==> flow/design.v <==
module ram_tester
#(
     parameter AXI_ID           = 0
)
(
     input          clk_i
    ,input          rst_i
    ,input          cfg_awvalid_i
    ,input  [31:0]  cfg_awaddr_i
    ,input          cfg_wvalid_i
    ,input  [31:0]  cfg_wdata_i
    ,input  [3:0]   cfg_wstrb_i
    ,input          cfg_bready_i
    ,input          cfg_arvalid_i
    ,input  [31:0]  cfg_araddr_i
    ,input          cfg_rready_i
    ,input          outport_awready_i
    ,input          outport_wready_i
    ,input          outport_bvalid_i
    ,input  [1:0]   outport_bresp_i
    ,input  [3:0]   outport_bid_i
    ,input          outport_arready_i
    ,input          outport_rvalid_i
    ,input  [31:0]  outport_rdata_i
    ,input  [1:0]   outport_rresp_i
    ,input  [3:0]   outport_rid_i
    ,input          outport_rlast_i
    ,output         cfg_awready_o
    ,output         cfg_wready_o
    ,output         cfg_bvalid_o
    ,output [1:0]   cfg_bresp_o
    ,output         cfg_arready_o
    ,output         cfg_rvalid_o
    ,output [31:0]  cfg_rdata_o
    ,output [1:0]   cfg_rresp_o
    ,output         outport_awvalid_o
    ,output [31:0]  outport_awaddr_o
    ,output [3:0]   outport_awid_o
    ,output [7:0]   outport_awlen_o
    ,output [1:0]   outport_awburst_o
    ,output         outport_wvalid_o
    ,output [31:0]  outport_wdata_o
    ,output [3:0]   outport_wstrb_o
    ,output         outport_wlast_o
    ,output         outport_bready_o
    ,output         outport_arvalid_o
    ,output [31:0]  outport_araddr_o
    ,output [3:0]   outport_arid_o
    ,output [7:0]   outport_arlen_o
    ,output [1:0]   outport_arburst_o
    ,output         outport_rready_o
);
reg awvalid_q;
reg wvalid_q;
wire wr_cmd_accepted_w  = (cfg_awvalid_i && cfg_awready_o) || awvalid_q;
wire wr_data_accepted_w = (cfg_wvalid_i  && cfg_wready_o)  || wvalid_q;
always @ (posedge clk_i or posedge rst_i)
if (rst_i)
    awvalid_q <= 1'b0;
else if (cfg_awvalid_i && cfg_awready_o && !wr_data_accepted_w)
    awvalid_q <= 1'b1;
else if (wr_data_accepted_w)
    awvalid_q <= 1'b0;
always @ (posedge clk_i or posedge rst_i)
if (rst_i)
    wvalid_q <= 1'b0;
else if (cfg_wvalid_i && cfg_wready_o && !wr_cmd_accepted_w)
    wvalid_q <= 1'b1;
else if (wr_cmd_accepted_w)
    wvalid_q <= 1'b0;
reg [7:0] wr_addr_q;
always @ (posedge clk_i or posedge rst_i)
if (rst_i)
    wr_addr_q <= 8'b0;
else if (cfg_awvalid_i && cfg_awready_o)
    wr_addr_q <= cfg_awaddr_i[7:0];
wire [7:0] wr_addr_w = awvalid_q ? wr_addr_q : cfg_awaddr_i[7:0];
reg [31:0] wr_data_q;
always @ (posedge clk_i or posedge rst_i)
if (rst_i)
    wr_data_q <= 32'b0;
else if (cfg_wvalid_i && cfg_wready_o)
    wr_data_q <= cfg_wdata_i;
wire [31:0] wr_data_w = wvalid_q ? wr_data_q : cfg_wdata_i;
wire read_en_w  = cfg_arvalid_i & cfg_arready_o;
wire write_en_w = wr_cmd_accepted_w && wr_data_accepted_w;
assign cfg_arready_o = ~cfg_rvalid_o;
assign cfg_awready_o = ~cfg_bvalid_o && ~cfg_arvalid_i && ~awvalid_q;
assign cfg_wready_o  = ~cfg_bvalid_o && ~cfg_arvalid_i && ~wvalid_q;
reg ram_test_cfg_wr_q;
always @ (posedge clk_i or posedge rst_i)
if (rst_i)
    ram_test_cfg_wr_q <= 1'b0;
else if (write_en_w && (wr_addr_w[7:0] == 8'h0))
    ram_test_cfg_wr_q <= 1'b1;
else
    ram_test_cfg_wr_q <= 1'b0;
reg [3:0]  ram_test_cfg_burst_len_q;
always @ (posedge clk_i or posedge rst_i)
if (rst_i)
    ram_test_cfg_burst_len_q <= 4'd0;
else if (write_en_w && (wr_addr_w[7:0] == 8'h0))
    ram_test_cfg_burst_len_q <= wr_data_w[31:28];
wire [3:0]  ram_test_cfg_burst_len_out_w = ram_test_cfg_burst_len_q;
reg        ram_test_cfg_read_q;
always @ (posedge clk_i or posedge rst_i)
if (rst_i)
    ram_test_cfg_read_q <= 1'd0;
else if (write_en_w && (wr_addr_w[7:0] == 8'h0))
    ram_test_cfg_read_q <= wr_data_w[8:8];
wire        ram_test_cfg_read_out_w = ram_test_cfg_read_q;
reg        ram_test_cfg_rnd_delay_q;
always @ (posedge clk_i or posedge rst_i)
if (rst_i)
    ram_test_cfg_rnd_delay_q <= 1'd0;
else if (write_en_w && (wr_addr_w[7:0] == 8'h0))
    ram_test_cfg_rnd_delay_q <= wr_data_w[7:7];
wire        ram_test_cfg_rnd_delay_out_w = ram_test_cfg_rnd_delay_q;
reg        ram_test_cfg_user_q;
always @ (posedge clk_i or posedge rst_i)
if (rst_i)
    ram_test_cfg_user_q <= 1'd0;
else if (write_en_w && (wr_addr_w[7:0] == 8'h0))
    ram_test_cfg_user_q <= wr_data_w[3:3];
else
    ram_test_cfg_user_q <= 1'd0;
wire        ram_test_cfg_user_out_w = ram_test_cfg_user_q;
reg        ram_test_cfg_incr_q;
always @ (posedge clk_i or posedge rst_i)
if (rst_i)
    ram_test_cfg_incr_q <= 1'd0;
else if (write_en_w && (wr_addr_w[7:0] == 8'h0))
    ram_test_cfg_incr_q <= wr_data_w[2:2];
else
    ram_test_cfg_incr_q <= 1'd0;
wire        ram_test_cfg_incr_out_w = ram_test_cfg_incr_q;
reg        ram_test_cfg_ones_q;
always @ (posedge clk_i or posedge rst_i)
if (rst_i)
    ram_test_cfg_ones_q <= 1'd0;
else if (write_en_w && (wr_addr_w[7:0] == 8'h0))
    ram_test_cfg_ones_q <= wr_data_w[1:1];
else
    ram_test_cfg_ones_q <= 1'd0;
wire        ram_test_cfg_ones_out_w = ram_test_cfg_ones_q;
reg        ram_test_cfg_zero_q;
always @ (posedge clk_i or posedge rst_i)
if (rst_i)
    ram_test_cfg_zero_q <= 1'd0;
else if (write_en_w && (wr_addr_w[7:0] == 8'h0))
    ram_test_cfg_zero_q <= wr_data_w[0:0];
else
    ram_test_cfg_zero_q <= 1'd0;
wire        ram_test_cfg_zero_out_w = ram_test_cfg_zero_q;
reg ram_test_base_wr_q;
always @ (posedge clk_i or posedge rst_i)
if (rst_i)
    ram_test_base_wr_q <= 1'b0;
else if (write_en_w && (wr_addr_w[7:0] == 8'h4))
    ram_test_base_wr_q <= 1'b1;
else
    ram_test_base_wr_q <= 1'b0;
reg [31:0]  ram_test_base_addr_q;
always @ (posedge clk_i or posedge rst_i)
if (rst_i)
    ram_test_base_addr_q <= 32'd0;
else if (write_en_w && (wr_addr_w[7:0] == 8'h4))
    ram_test_base_addr_q <= wr_data_w[31:0];
wire [31:0]  ram_test_base_addr_out_w = ram_test_base_addr_q;
reg ram_test_end_wr_q;
always @ (posedge clk_i or posedge rst_i)
if (rst_i)
    ram_test_end_wr_q <= 1'b0;
else if (write_en_w && (wr_addr_w[7:0] == 8'h8))
    ram_test_end_wr_q <= 1'b1;
else
    ram_test_end_wr_q <= 1'b0;
reg [31:0]  ram_test_end_addr_q;
always @ (posedge clk_i or posedge rst_i)
if (rst_i)
    ram_test_end_addr_q <= 32'd0;
else if (write_en_w && (wr_addr_w[7:0] == 8'h8))
    ram_test_end_addr_q <= wr_data_w[31:0];
wire [31:0]  ram_test_end_addr_out_w = ram_test_end_addr_q;
reg ram_test_sts_wr_q;
always @ (posedge clk_i or posedge rst_i)
if (rst_i)
    ram_test_sts_wr_q <= 1'b0;
else if (write_en_w && (wr_addr_w[7:0] == 8'hc))
    ram_test_sts_wr_q <= 1'b1;
else
    ram_test_sts_wr_q <= 1'b0;
reg ram_test_current_wr_q;
always @ (posedge clk_i or posedge rst_i)
if (rst_i)
    ram_test_current_wr_q <= 1'b0;
else if (write_en_w && (wr_addr_w[7:0] == 8'h10))
    ram_test_current_wr_q <= 1'b1;
else
    ram_test_current_wr_q <= 1'b0;
reg ram_test_write_wr_q;
always @ (posedge clk_i or posedge rst_i)
if (rst_i)
    ram_test_write_wr_q <= 1'b0;
else if (write_en_w && (wr_addr_w[7:0] == 8'h14))
    ram_test_write_wr_q <= 1'b1;
else
    ram_test_write_wr_q <= 1'b0;
reg [31:0]  ram_test_write_pattern_q;
always @ (posedge clk_i or posedge rst_i)
if (rst_i)
    ram_test_write_pattern_q <= 32'd0;
else if (write_en_w && (wr_addr_w[7:0] == 8'h14))
    ram_test_write_pattern_q <= wr_data_w[31:0];
wire [31:0]  ram_test_write_pattern_out_w = ram_test_write_pattern_q;
reg ram_test_time_wr_q;
always @ (posedge clk_i or posedge rst_i)
if (rst_i)
    ram_test_time_wr_q <= 1'b0;
else if (write_en_w && (wr_addr_w[7:0] == 8'h18))
    ram_test_time_wr_q <= 1'b1;
else
    ram_test_time_wr_q <= 1'b0;
reg ram_test_errors_wr_q;
always @ (posedge clk_i or posedge rst_i)
if (rst_i)
    ram_test_errors_wr_q <= 1'b0;
else if (write_en_w && (wr_addr_w[7:0] == 8'h1c))
    ram_test_errors_wr_q <= 1'b1;
else
    ram_test_errors_wr_q <= 1'b0;
reg ram_test_last_wr_q;
always @ (posedge clk_i or posedge rst_i)
if (rst_i)
    ram_test_last_wr_q <= 1'b0;
else if (write_en_w && (wr_addr_w[7:0] == 8'h20))
    ram_test_last_wr_q <= 1'b1;
else
    ram_test_last_wr_q <= 1'b0;
wire        ram_test_sts_busy_in_w;
wire [31:0]  ram_test_current_addr_in_w;
wire [31:0]  ram_test_time_cycles_in_w;
wire [31:0]  ram_test_errors_count_in_w;
wire [31:0]  ram_test_last_rd_data_in_w;
reg [31:0] data_r;
always @ *
begin
    data_r = 32'b0;
    case (cfg_araddr_i[7:0])
    8'h0:
    begin
        data_r[31:28] = ram_test_cfg_burst_len_q;
        data_r[8:8] = ram_test_cfg_read_q;
        data_r[7:7] = ram_test_cfg_rnd_delay_q;
    end
    8'h4:
    begin
        data_r[31:0] = ram_test_base_addr_q;
    end
    8'h8:
    begin
        data_r[31:0] = ram_test_end_addr_q;
    end
    8'hc:
    begin
        data_r[0:0] = ram_test_sts_busy_in_w;
    end
    8'h10:
    begin
        data_r[31:0] = ram_test_current_addr_in_w;
    end
    8'h14:
    begin
        data_r[31:0] = ram_test_write_pattern_q;
    end
    8'h18:
    begin
        data_r[31:0] = ram_test_time_cycles_in_w;
    end
    8'h1c:
    begin
        data_r[31:0] = ram_test_errors_count_in_w;
    end
    8'h20:
    begin
        data_r[31:0] = ram_test_last_rd_data_in_w;
    end
    default :
        data_r = 32'b0;
    endcase
end
reg rvalid_q;
always @ (posedge clk_i or posedge rst_i)
if (rst_i)
    rvalid_q <= 1'b0;
else if (read_en_w)
    rvalid_q <= 1'b1;
else if (cfg_rready_i)
    rvalid_q <= 1'b0;
assign cfg_rvalid_o = rvalid_q;
reg [31:0] rd_data_q;
always @ (posedge clk_i or posedge rst_i)
if (rst_i)
    rd_data_q <= 32'b0;
else if (!cfg_rvalid_o || cfg_rready_i)
    rd_data_q <= data_r;
assign cfg_rdata_o = rd_data_q;
assign cfg_rresp_o = 2'b0;
reg bvalid_q;
always @ (posedge clk_i or posedge rst_i)
if (rst_i)
    bvalid_q <= 1'b0;
else if (write_en_w)
    bvalid_q <= 1'b1;
else if (cfg_bready_i)
    bvalid_q <= 1'b0;
assign cfg_bvalid_o = bvalid_q;
assign cfg_bresp_o  = 2'b0;
wire [31:0] buffer_base_w     = {ram_test_base_addr_out_w[31:2], 2'b0};
wire [31:0] buffer_end_w      = {ram_test_end_addr_out_w[31:2],  2'b0};
wire [31:0] user_data_w       = ram_test_write_pattern_out_w;
wire        cfg_zero_w        = ram_test_cfg_zero_out_w;
wire        cfg_ones_w        = ram_test_cfg_ones_out_w;
wire        cfg_incr_w        = ram_test_cfg_incr_out_w;
wire        cfg_user_w        = ram_test_cfg_user_out_w;
wire        cfg_dly_w         = ram_test_cfg_rnd_delay_out_w;
wire        cfg_read_w        = ram_test_cfg_read_out_w;
wire        awvalid_w;
wire        arvalid_w;
wire [31:0] axaddr_w;
wire [7:0]  axlen_w;
wire        wvalid_w;
wire [31:0] wdata_w;
wire [3:0]  wstrb_w;
wire        wlast_w;
wire        accept_w;
reg [31:0]  current_addr_q;
reg [31:0]  outstanding_q;
reg         burst_q;
reg [7:0]   burst_cnt_q;
localparam STATE_W          = 3;
localparam STATE_IDLE       = 3'd0;
localparam STATE_ZERO       = 3'd1;
localparam STATE_ONES       = 3'd2;
localparam STATE_INCR       = 3'd3;
localparam STATE_USER       = 3'd4;
localparam STATE_WAIT       = 3'd5;
reg [STATE_W-1:0] state_q;
reg [STATE_W-1:0] next_state_r;
always @ *
begin
    next_state_r = state_q;
    case (state_q)
    STATE_IDLE :
    begin
        if (cfg_zero_w)
            next_state_r  = STATE_ZERO;
        else if (cfg_ones_w)
            next_state_r  = STATE_ONES;
        else if (cfg_incr_w)
            next_state_r  = STATE_INCR;
        else if (cfg_user_w)
            next_state_r  = STATE_USER;
    end
    STATE_ZERO, STATE_ONES, STATE_INCR, STATE_USER:
    begin
        if (current_addr_q == buffer_end_w && !burst_q)
            next_state_r = STATE_WAIT;
    end
    STATE_WAIT:
    begin
        if (outstanding_q == 32'd0)
            next_state_r = STATE_IDLE;
    end
    default :
       ;
    endcase
end
always @ (posedge clk_i or posedge rst_i)
if (rst_i)
    state_q <= STATE_IDLE;
else
    state_q <= next_state_r;
wire [3:0] rand_w;
ram_lfsr
#(
    .BITS(4),
    .N(16),
    .POLYNOMIAL(16'h8810)
)
u_rand
(
    .clk_i(clk_i),
    .rst_i(rst_i),
    .random_o(rand_w)
);
reg [31:0]  outstanding_r;
always @ *
begin
    outstanding_r = outstanding_q;
    if ((arvalid_w || awvalid_w) && accept_w)
        outstanding_r = outstanding_r + 32'd1;
    if (outport_bvalid_i && outport_bready_o)
        outstanding_r = outstanding_r - 32'd1;
    else if (outport_rvalid_i && outport_rlast_i && outport_rready_o)
        outstanding_r = outstanding_r - 32'd1;
end
always @ (posedge clk_i or posedge rst_i)
if (rst_i) 
    outstanding_q <= 32'b0;
else
    outstanding_q <= outstanding_r;
reg [3:0] delay_q;
always @ (posedge clk_i or posedge rst_i)
if (rst_i) 
    delay_q <= 4'b0;
else if ((awvalid_w || arvalid_w || wvalid_w) && accept_w)
    delay_q <= rand_w;
else if (delay_q != 4'b0)
    delay_q <= delay_q - 4'd1;
wire valid_w = (!cfg_dly_w || delay_q == 4'b0) &&
               (current_addr_q != buffer_end_w || burst_q) &&
               (state_q != STATE_IDLE && state_q != STATE_WAIT);
reg [7:0]   burst_length_r;
wire [31:0] remaining_w    = buffer_end_w - current_addr_q - 32'd4;
wire [31:0] remain_words_w = {2'b0, remaining_w[31:2]};
wire [31:0] max_words_w    = {28'b0, ram_test_cfg_burst_len_out_w};
always @ *
begin
    burst_length_r = 8'b0;
    if (remain_words_w > max_words_w)
        burst_length_r = max_words_w[7:0];
    else if (remain_words_w[7:0] == 8'd1 || 
             remain_words_w[7:0] == 8'd3 ||
             remain_words_w[7:0] == 8'd7)
        burst_length_r = remain_words_w[7:0];
end
wire [31:0] length_bytes_w = {22'b0, burst_length_r + 8'd1, 2'b0};
assign axlen_w = burst_length_r;
always @ (posedge clk_i or posedge rst_i)
if (rst_i) 
    burst_q <= 1'b0;
else if (awvalid_w && accept_w && axlen_w != 8'b0)
    burst_q <= 1'b1;
else if (wvalid_w && accept_w && burst_cnt_q == 8'b0)
    burst_q <= 1'b0;
always @ (posedge clk_i or posedge rst_i)
if (rst_i) 
    burst_cnt_q <= 8'b0;
else if (awvalid_w && accept_w)
    burst_cnt_q <= axlen_w - 8'd1;
else if (wvalid_w && accept_w)
    burst_cnt_q <= burst_cnt_q - 8'd1;
always @ (posedge clk_i or posedge rst_i)
if (rst_i) 
    current_addr_q <= 32'b0;
else if ((state_q == STATE_IDLE) && (next_state_r != STATE_IDLE))
    current_addr_q <= buffer_base_w;
else if (state_q != STATE_IDLE && (awvalid_w || arvalid_w) && accept_w)
    current_addr_q <= {current_addr_q[31:2], 2'b0} + length_bytes_w;
assign awvalid_w                  = valid_w & ~burst_q & ~cfg_read_w;
assign arvalid_w                  = valid_w & cfg_read_w;
assign axaddr_w                   = current_addr_q;
assign ram_test_current_addr_in_w = current_addr_q;
reg [31:0] write_data_q;
reg        cfg_inc_q;
always @ (posedge clk_i or posedge rst_i)
if (rst_i) 
    cfg_inc_q <= 1'b0;
else if (state_q == STATE_IDLE && next_state_r == STATE_INCR)
    cfg_inc_q <= 1'b1;
else if (state_q == STATE_IDLE)
    cfg_inc_q <= 1'b0;
always @ (posedge clk_i or posedge rst_i)
if (rst_i) 
    write_data_q <= 32'b0;
else if ((state_q == STATE_IDLE) && (next_state_r != STATE_IDLE))
begin
    if (next_state_r == STATE_ONES)
        write_data_q <= 32'hFFFFFFFF;
    else if (next_state_r == STATE_INCR)
        write_data_q <= 32'h33221100;
    else if (next_state_r == STATE_USER)
        write_data_q <= user_data_w;
    else
        write_data_q <= 32'b0;
end
else if (cfg_inc_q && wvalid_w && accept_w)
    write_data_q <= write_data_q + 32'h44444444;
else if (cfg_inc_q && outport_rvalid_i && outport_rready_o)
    write_data_q <= write_data_q + 32'h44444444;
assign wvalid_w = (burst_q | awvalid_w) & valid_w;
assign wdata_w  = write_data_q;
assign wstrb_w  = 4'hF;
assign wlast_w  = burst_q ? (burst_cnt_q == 8'd0) : (axlen_w == 8'd0);
reg [31:0] error_count_q;
always @ (posedge clk_i or posedge rst_i)
if (rst_i) 
    error_count_q <= 32'b0;
else if ((state_q == STATE_IDLE) && (next_state_r != STATE_IDLE))
    error_count_q <= 32'b0;
else if (outport_rvalid_i && outport_rready_o && outport_rdata_i != write_data_q)
    error_count_q <= error_count_q + 32'd1;
assign ram_test_errors_count_in_w = error_count_q;
reg [31:0] last_data_q;
always @ (posedge clk_i or posedge rst_i)
if (rst_i) 
    last_data_q <= 32'b0;
else if ((state_q == STATE_IDLE) && (next_state_r != STATE_IDLE))
    last_data_q <= 32'b0;
else if (outport_rvalid_i && outport_rready_o)
    last_data_q <= outport_rdata_i;
assign ram_test_last_rd_data_in_w = last_data_q;
reg [31:0] cycles_q;
always @ (posedge clk_i or posedge rst_i)
if (rst_i) 
    cycles_q <= 32'b0;
else if ((state_q == STATE_IDLE) && (next_state_r != STATE_IDLE))
    cycles_q <= 32'b0;
else if (state_q != STATE_IDLE)
    cycles_q <= cycles_q + 32'd1;
assign ram_test_time_cycles_in_w = cycles_q - 32'd2;  
wire        axi_valid_w;
wire        axi_awvalid_w;
wire        axi_arvalid_w;
wire        axi_wvalid_w;
wire        axi_pop_w;
generic_fifo
#(
     .WIDTH(1+1+32+8+1+32+4+1)
    ,.DEPTH(8)
    ,.ADDR_W(3)
)
u_request
(
     .clk_i(clk_i)
    ,.rst_i(rst_i)
    ,.push_i(awvalid_w | arvalid_w | wvalid_w)
    ,.data_in_i({awvalid_w, arvalid_w, axaddr_w, axlen_w, wvalid_w, wdata_w, wstrb_w, wlast_w})
    ,.accept_o(accept_w)
    ,.valid_o(axi_valid_w)
    ,.data_out_o({axi_awvalid_w, axi_arvalid_w, outport_awaddr_o, outport_awlen_o, 
                  axi_wvalid_w, outport_wdata_o, outport_wstrb_o, outport_wlast_o})
    ,.pop_i(axi_pop_w)
);
reg axi_awvalid_q;
reg axi_wvalid_q;
always @ (posedge clk_i or posedge rst_i)
if (rst_i) 
    axi_awvalid_q <= 1'b0;
else if (outport_awvalid_o && outport_awready_i && (outport_wvalid_o && !outport_wready_i))
    axi_awvalid_q <= 1'b1;
else if (axi_pop_w)
    axi_awvalid_q <= 1'b0;
always @ (posedge clk_i or posedge rst_i)
if (rst_i) 
    axi_wvalid_q <= 1'b0;
else if (outport_wvalid_o && outport_wready_i && (outport_awvalid_o && !outport_awready_i))
    axi_wvalid_q <= 1'b1;
else if (axi_pop_w)
    axi_wvalid_q <= 1'b0;
assign outport_awvalid_o = axi_valid_w & axi_awvalid_w & ~axi_awvalid_q;
assign outport_awid_o    = AXI_ID;
assign outport_awburst_o = 2'b01;
assign outport_wvalid_o  = axi_valid_w & axi_wvalid_w  & ~axi_wvalid_q;
assign outport_bready_o  = 1'b1;
assign outport_arvalid_o = axi_valid_w & axi_arvalid_w;
assign outport_arid_o    = AXI_ID;
assign outport_araddr_o  = outport_awaddr_o;
assign outport_arlen_o   = outport_awlen_o;
assign outport_arburst_o = outport_awburst_o;
assign outport_rready_o  = 1'b1;
assign axi_pop_w = (outport_arvalid_o   && outport_arready_i) ||
                   (((outport_awvalid_o && outport_awready_i) || axi_awvalid_q || !axi_awvalid_w) &&
                    ((outport_wvalid_o  && outport_wready_i)  || axi_wvalid_q || !axi_wvalid_w) && !axi_arvalid_w);
assign ram_test_sts_busy_in_w = (state_q != STATE_IDLE);
endmodule
module ram_lfsr
#(
  parameter POLYNOMIAL = 4'h9,
  parameter N          = 4,
  parameter BITS       = 4
)
(
  input  clk_i,
  input  rst_i,
  output [BITS-1:0] random_o
);
reg [N-1:0] data_q;
reg [N-1:0] data_next_r;
reg         feedback_r;
integer i;
always @* 
begin
  data_next_r = data_q;
  for (i=0; i<BITS; i=i+1)
  begin
    feedback_r  = ^( POLYNOMIAL & data_next_r);
    data_next_r = {data_next_r[N-2:0], ~feedback_r};
  end
end
always @ (posedge clk_i or posedge rst_i)
if (rst_i) 
    data_q <= 'b0;
else
    data_q <= data_next_r;
assign random_o = data_q[N-1:N-BITS];
endmodule
module generic_fifo
#(
    parameter WIDTH   = 8,
    parameter DEPTH   = 4,
    parameter ADDR_W  = 2
)
(
     input               clk_i
    ,input               rst_i
    ,input  [WIDTH-1:0]  data_in_i
    ,input               push_i
    ,input               pop_i
    ,output [WIDTH-1:0]  data_out_o
    ,output              accept_o
    ,output              valid_o
);
localparam COUNT_W = ADDR_W + 1;
reg [WIDTH-1:0]   ram_q[DEPTH-1:0];
reg [ADDR_W-1:0]  rd_ptr_q;
reg [ADDR_W-1:0]  wr_ptr_q;
reg [COUNT_W-1:0] count_q;
always @ (posedge clk_i or posedge rst_i)
if (rst_i)
begin
    count_q   <= {(COUNT_W) {1'b0}};
    rd_ptr_q  <= {(ADDR_W) {1'b0}};
    wr_ptr_q  <= {(ADDR_W) {1'b0}};
end
else
begin
    if (push_i & accept_o)
    begin
        ram_q[wr_ptr_q] <= data_in_i;
        wr_ptr_q        <= wr_ptr_q + 1;
    end
    if (pop_i & valid_o)
        rd_ptr_q      <= rd_ptr_q + 1;
    if ((push_i & accept_o) & ~(pop_i & valid_o))
        count_q <= count_q + 1;
    else if (~(push_i & accept_o) & (pop_i & valid_o))
        count_q <= count_q - 1;
end
/*verilator lint_off WIDTH*/
assign valid_o       = (count_q != 0);
assign accept_o      = (count_q != DEPTH);
/*verilator lint_on WIDTH*/
assign data_out_o    = ram_q[rd_ptr_q];
endmodule
# Step by step through the tools: ram_tester
# The steps from the RTL of ram_tester to its reports follow in flow order.
# Line numbers count from 1 in the design file above.
# Operators: Yosys type, input widths -> output width; for muxes data width and select width s.
# Cell names lack the library's common part.
# The mark - stands for no value.
# design
top_module,ram_tester
clock_port,clk_i
cell_library,sky130hd
pvt_corner,tt_025C_1v80

# Elaborated design
# Source: Yosys, flattened and elaborated. Widths are those after wreduce. Registers that Yosys merges into a memory's read port (data or address) are not register bits. Print and check cells do not count. Equal cells are merged and count once.
# bits
wordCells,302
register_bits,1027
output_inout_bits,175
input_bits,157
# op_classes
cmp,1
add_sub_neg,17
n_reduce_logical,107
n_logic,33
mux,61
eq_ne,41
# ops
cell,count
$pmux 80 s8,1
$mux 32,18
$pmux 19 s7,1
$add 32x1->32 const B,3
$reduce_xor 16->1,4
$ne 32x32->1,2
$pmux 6 s7,1
$logic_and 1x1->1,40
$eq 8x5->1 const B,5
$mux 8,5
$eq 3x3->1 const B,11
$sub 32x1->32 const B,1
$add 32x10->32,1
$sub 32x2->32 const B,1
$sub 32x3->32 const B,1
$add 32x31->32 const B,1
$sub 32x32->32,1
$eq 32x32->1,1
$logic_not 32->1,1
$logic_not 8->1,4
$pmux 4 s8,1
$reduce_bool 2->1,15
$gt 30x4->1,1
$eq 3x2->1 const B,8
$reduce_and 3->1,8
$eq 8x3->1 const B,3
$eq 8x4->1 const B,3
$pmux 1 s8,3
# Not listed: further kinds 26, cells in them 115.

# Longest topological paths
# Longest topological path by Yosys (ltp), each cell counted once; first at word level (registers and memories cut), then after technology mapping (sequential cells cut; the memories' decode and read muxes count).
# logic_depth
depth_word,14
abc_area,0
mapped_depth,31
ltp_nobuf,30

# Netlist
# Yosys stat after the flow's synthesis: flattened, memories mapped to cells. It holds for the ABC_AREA given above (unset counts as 0); a run with the other value may have another netlist.
# by_type
type,count,type_area_um2
edfxtp_1,592,1.78E+04
dfrtp_1,417,1.04E+04
mux2_2,178,2E+03
nor2_1,377,1.42E+03
nand2_1,364,1366.31
a21oi_1,253,1.27E+03
ha_1,98,1.23E+03
a222oi_1,119,1.19E+03
xor2_1,119,1042.25
mux2i_1,82,820.787
xnor2_1,92,805.773
clkbuf_1,193,724.445
o21ai_0,142,710.682
a41oi_1,68,595.571
inv_1,154,578.054
buf_4,66,495.475
nand3_1,98,490.47
nor3_1,81,405.389
# Not listed: further types 66, cells in them 569.
# synth_totals
mapped_cells,4062
seqArea_um2,28212.1
ff_cells,1009
buf_cells,307
area_um2,47326.6
# The figures by module come from a second, unflattened synthesis with its own total; it is not the netlist above.
# hier_totals
hier_cells,4143
area_unflattened_um2,49587.6
# Rows give one instance, submodules left out.
# modules
mod,mod_seq_area_um2,cells,n_inst,area_um2
generic_fifo,19468.7,1351,1,24569.8
ram_tester,9784.4,2771,1,24523.5
ram_lfsr,400.4,21,1,494.2

# Timing after synthesis
# Path of least setup slack by OpenSTA after synthesis, without wires, with an ideal clock, recovery checks aside; 20% of the period is set as input and as output delay. Where synthesis merged equal registers, the netlist keeps one of their names.
# synth_path
kind,flip-flop to flip-flop
start,register current_addr_q[2]
end,register current_addr_q[30]
delay_ns,6.646
tclk_ns,10.0
path_slack_ns,3.354
arrival_ns,6.552
t_required_ns,9.906
path_stages,28
launch_ns,0.000
period_less_setup_slack_ns,6.646
# "delay_ns" = arrival - input delay + setup time.
# "path_stages" counts driving pins, that of a launching flip-flop among them; a cell with two outputs on the path counts twice.
# "period_less_setup_slack_ns" is the clock period less the worst setup slack; recovery checks do not enter. This is arithmetic on one report: input and output delays are still those of the set period (20% each).
# Between the ends stands the longest chain of elaborated cells between them, by number of cells; it is not shown to be the way that was timed. Of several equally long chains one is given.
# A line is the first line of the expression or statement that the cell stems from. Yosys adds cells for indexed reads and writes and turns some case tables into memories.
# A register here has more assigning lines than the two given.
# synth_between
path_cell_list,dfrtp_1 ha_1 inv_1 fa_1 a21o_1 a221oi_2 nor2_1 nor3_1 o211ai_1 a2111o_1 or4_1 nor4b_2 buf_6 mux2i_1 ha_1 inv_1 fa_1 nor2b_1 o21ai_0 a21oi_1 o21ai_0 a21oi_1 o21ai_0 a211oi_1 nand3_1 nor2_1 nor3_1 a211oi_1
elab_chain_len,11
# synth_rtl
item,line,rtl
"start, declared",337,reg [31:0]  current_addr_q;
"start, assigned",458,current_addr_q <= buffer_base_w;
"start, assigned",460,"current_addr_q <= {current_addr_q[31:2], 2'b0} + length_bytes_w;"
$sub 32x32->32,425,wire [31:0] remaining_w    = buffer_end_w - current_addr_q - 32'd4;
$sub 32x3->32,425,
$eq 8x1->1,433,else if (remain_words_w[7:0] == 8'd1 ||
$logic_or 1x1->1 x2,433,
$mux 8,433,
$mux 8,431,if (remain_words_w > max_words_w)
$add 8x1->8,438,"wire [31:0] length_bytes_w = {22'b0, burst_length_r + 8'd1, 2'b0};"
$add 32x10->32,460,
$mux 32,459,else if (state_q != STATE_IDLE && (awvalid_w || arvalid_w) && accept_w)
$mux 32,457,else if ((state_q == STATE_IDLE) && (next_state_r != STATE_IDLE))
"end, assigned",458,
"end, assigned",460,
"end, declared",337,

# Path in the finished layout
# Path of least setup slack in the final report of run 1 (OpenROAD, finished layout, wires in). Where an end is a register, its clock arrival counts in the times.
# layout_path
kind,flip-flop to flip-flop
start,register current_addr_q[2]
end,register current_addr_q[22]
path_stages,31
arrival_ns,7.21
launch_ns,0.72
tclk_ns,6.5
path_slack_ns,-0.10
t_required_ns,7.10
# Between the ends stands the longest chain of elaborated cells between them, by number of cells; it is not shown to be the way that was timed. Of several equally long chains one is given.
# A register here has more assigning lines than the two given.
# layout_between
path_cell_list,dfrtp_4 ha_4 clkinvlp_4 fa_2 buf_4 xnor2_4 inv_2 ha_4 and4_1 a21oi_1 a211oi_2 nand4b_1 or4_4 nor4b_4 buf_6 buf_12 mux2i_4 ha_4 inv_1 fa_2 nor2b_4 o21ai_2 a21oi_2 o21ai_2 a21oi_2 o21ai_2 a211oi_4 buf_6 nand3_4 buf_4 o311ai_1
elab_chain_len,11
# layout_rtl
item,line,rtl
"start, declared",337,reg [31:0]  current_addr_q;
"start, assigned",458,current_addr_q <= buffer_base_w;
"start, assigned",460,"current_addr_q <= {current_addr_q[31:2], 2'b0} + length_bytes_w;"
$sub 32x32->32,425,wire [31:0] remaining_w    = buffer_end_w - current_addr_q - 32'd4;
$sub 32x3->32,425,
$eq 8x1->1,433,else if (remain_words_w[7:0] == 8'd1 ||
$logic_or 1x1->1 x2,433,
$mux 8,433,
$mux 8,431,if (remain_words_w > max_words_w)
$add 8x1->8,438,"wire [31:0] length_bytes_w = {22'b0, burst_length_r + 8'd1, 2'b0};"
$add 32x10->32,460,
$mux 32,459,else if (state_q != STATE_IDLE && (awvalid_w || arvalid_w) && accept_w)
$mux 32,457,else if ((state_q == STATE_IDLE) && (next_state_r != STATE_IDLE))
"end, assigned",458,
"end, assigned",460,
"end, declared",337,

# Below are 4 stored runs of the flow (Yosys, OpenROAD; platform sky130hd) on ram_tester, each with its settings and what was measured, unordered. Constraints: input delay and output delay 20% of the set period each, output load 0.01 pF.
# By "achieved_clock_period_ns" is meant the clock period of the run minus its worst setup slack. This is arithmetic on one report: input and output delays are still those of the set period (20% each).
# "worst_setup_path_time_ns" = time allowed to the worst setup path (clock period - input delay - output delay, where it has them) - its slack; a late launch clock adds to it, a late capture clock takes from it.
# "total_power_w" rests on the timing tool's default activity at the inputs, not on a simulated workload.
# Among the settings, -- means not set for that run.
# Results: -- = not shown.
run name,CELL_PAD_IN_SITES_DETAIL_PLACEMENT,CELL_PAD_IN_SITES_GLOBAL_PLACEMENT,CORE_ASPECT_RATIO,CORE_MARGIN,CORE_UTILIZATION,CTS_CLUSTER_DIAMETER,GPL_TIMING_DRIVEN,MAX_ROUTING_LAYER,MIN_ROUTING_LAYER,PLACE_DENSITY,SLEW_MARGIN,period_ns,CAP_MARGIN,GPL_ROUTABILITY_DRIVEN,TNS_END_PERCENT,die_um2,cell_area_final_um2,achieved_clock_period_ns,timing.setup.tns_ns,total_power_w,worstSetupSlack_ns,worst_setup_path_time_ns,worst_path_kind,timing.hold.ws_ns,yosys.chip_area_um2,fin_util_pct
run 1,1,2,1.3,2,37,73,0,met5,met1,0.42,40,6.5,20,--,--,130812.0,58372.2,6.603,-0.671,0.030182,-0.103,6.60,flip-flop to flip-flop,0.347,47326.6,46.0
run 2,--,2,--,8,68,73,0,met5,met1,0.94,40,12.7,20,--,--,--,--,--,--,--,--,--,--,--,--,--
run 3,1,1,1.3,6,37,73,1,met5,met1,0.42,40,6.5,20,0,20,136712.0,57624.0,6.299,0.000,0.030197,0.201,6.30,flip-flop to flip-flop,0.351,47326.6,45.5
run 4,1,1,1.3,6,37,73,1,met5,met1,0.42,40,6.5,5,1,20,136712.0,57624.0,6.299,0.000,0.030197,0.201,6.30,flip-flop to flip-flop,0.351,47326.6,45.5
# Run 2: no final report: placement broke off with GPL-0301
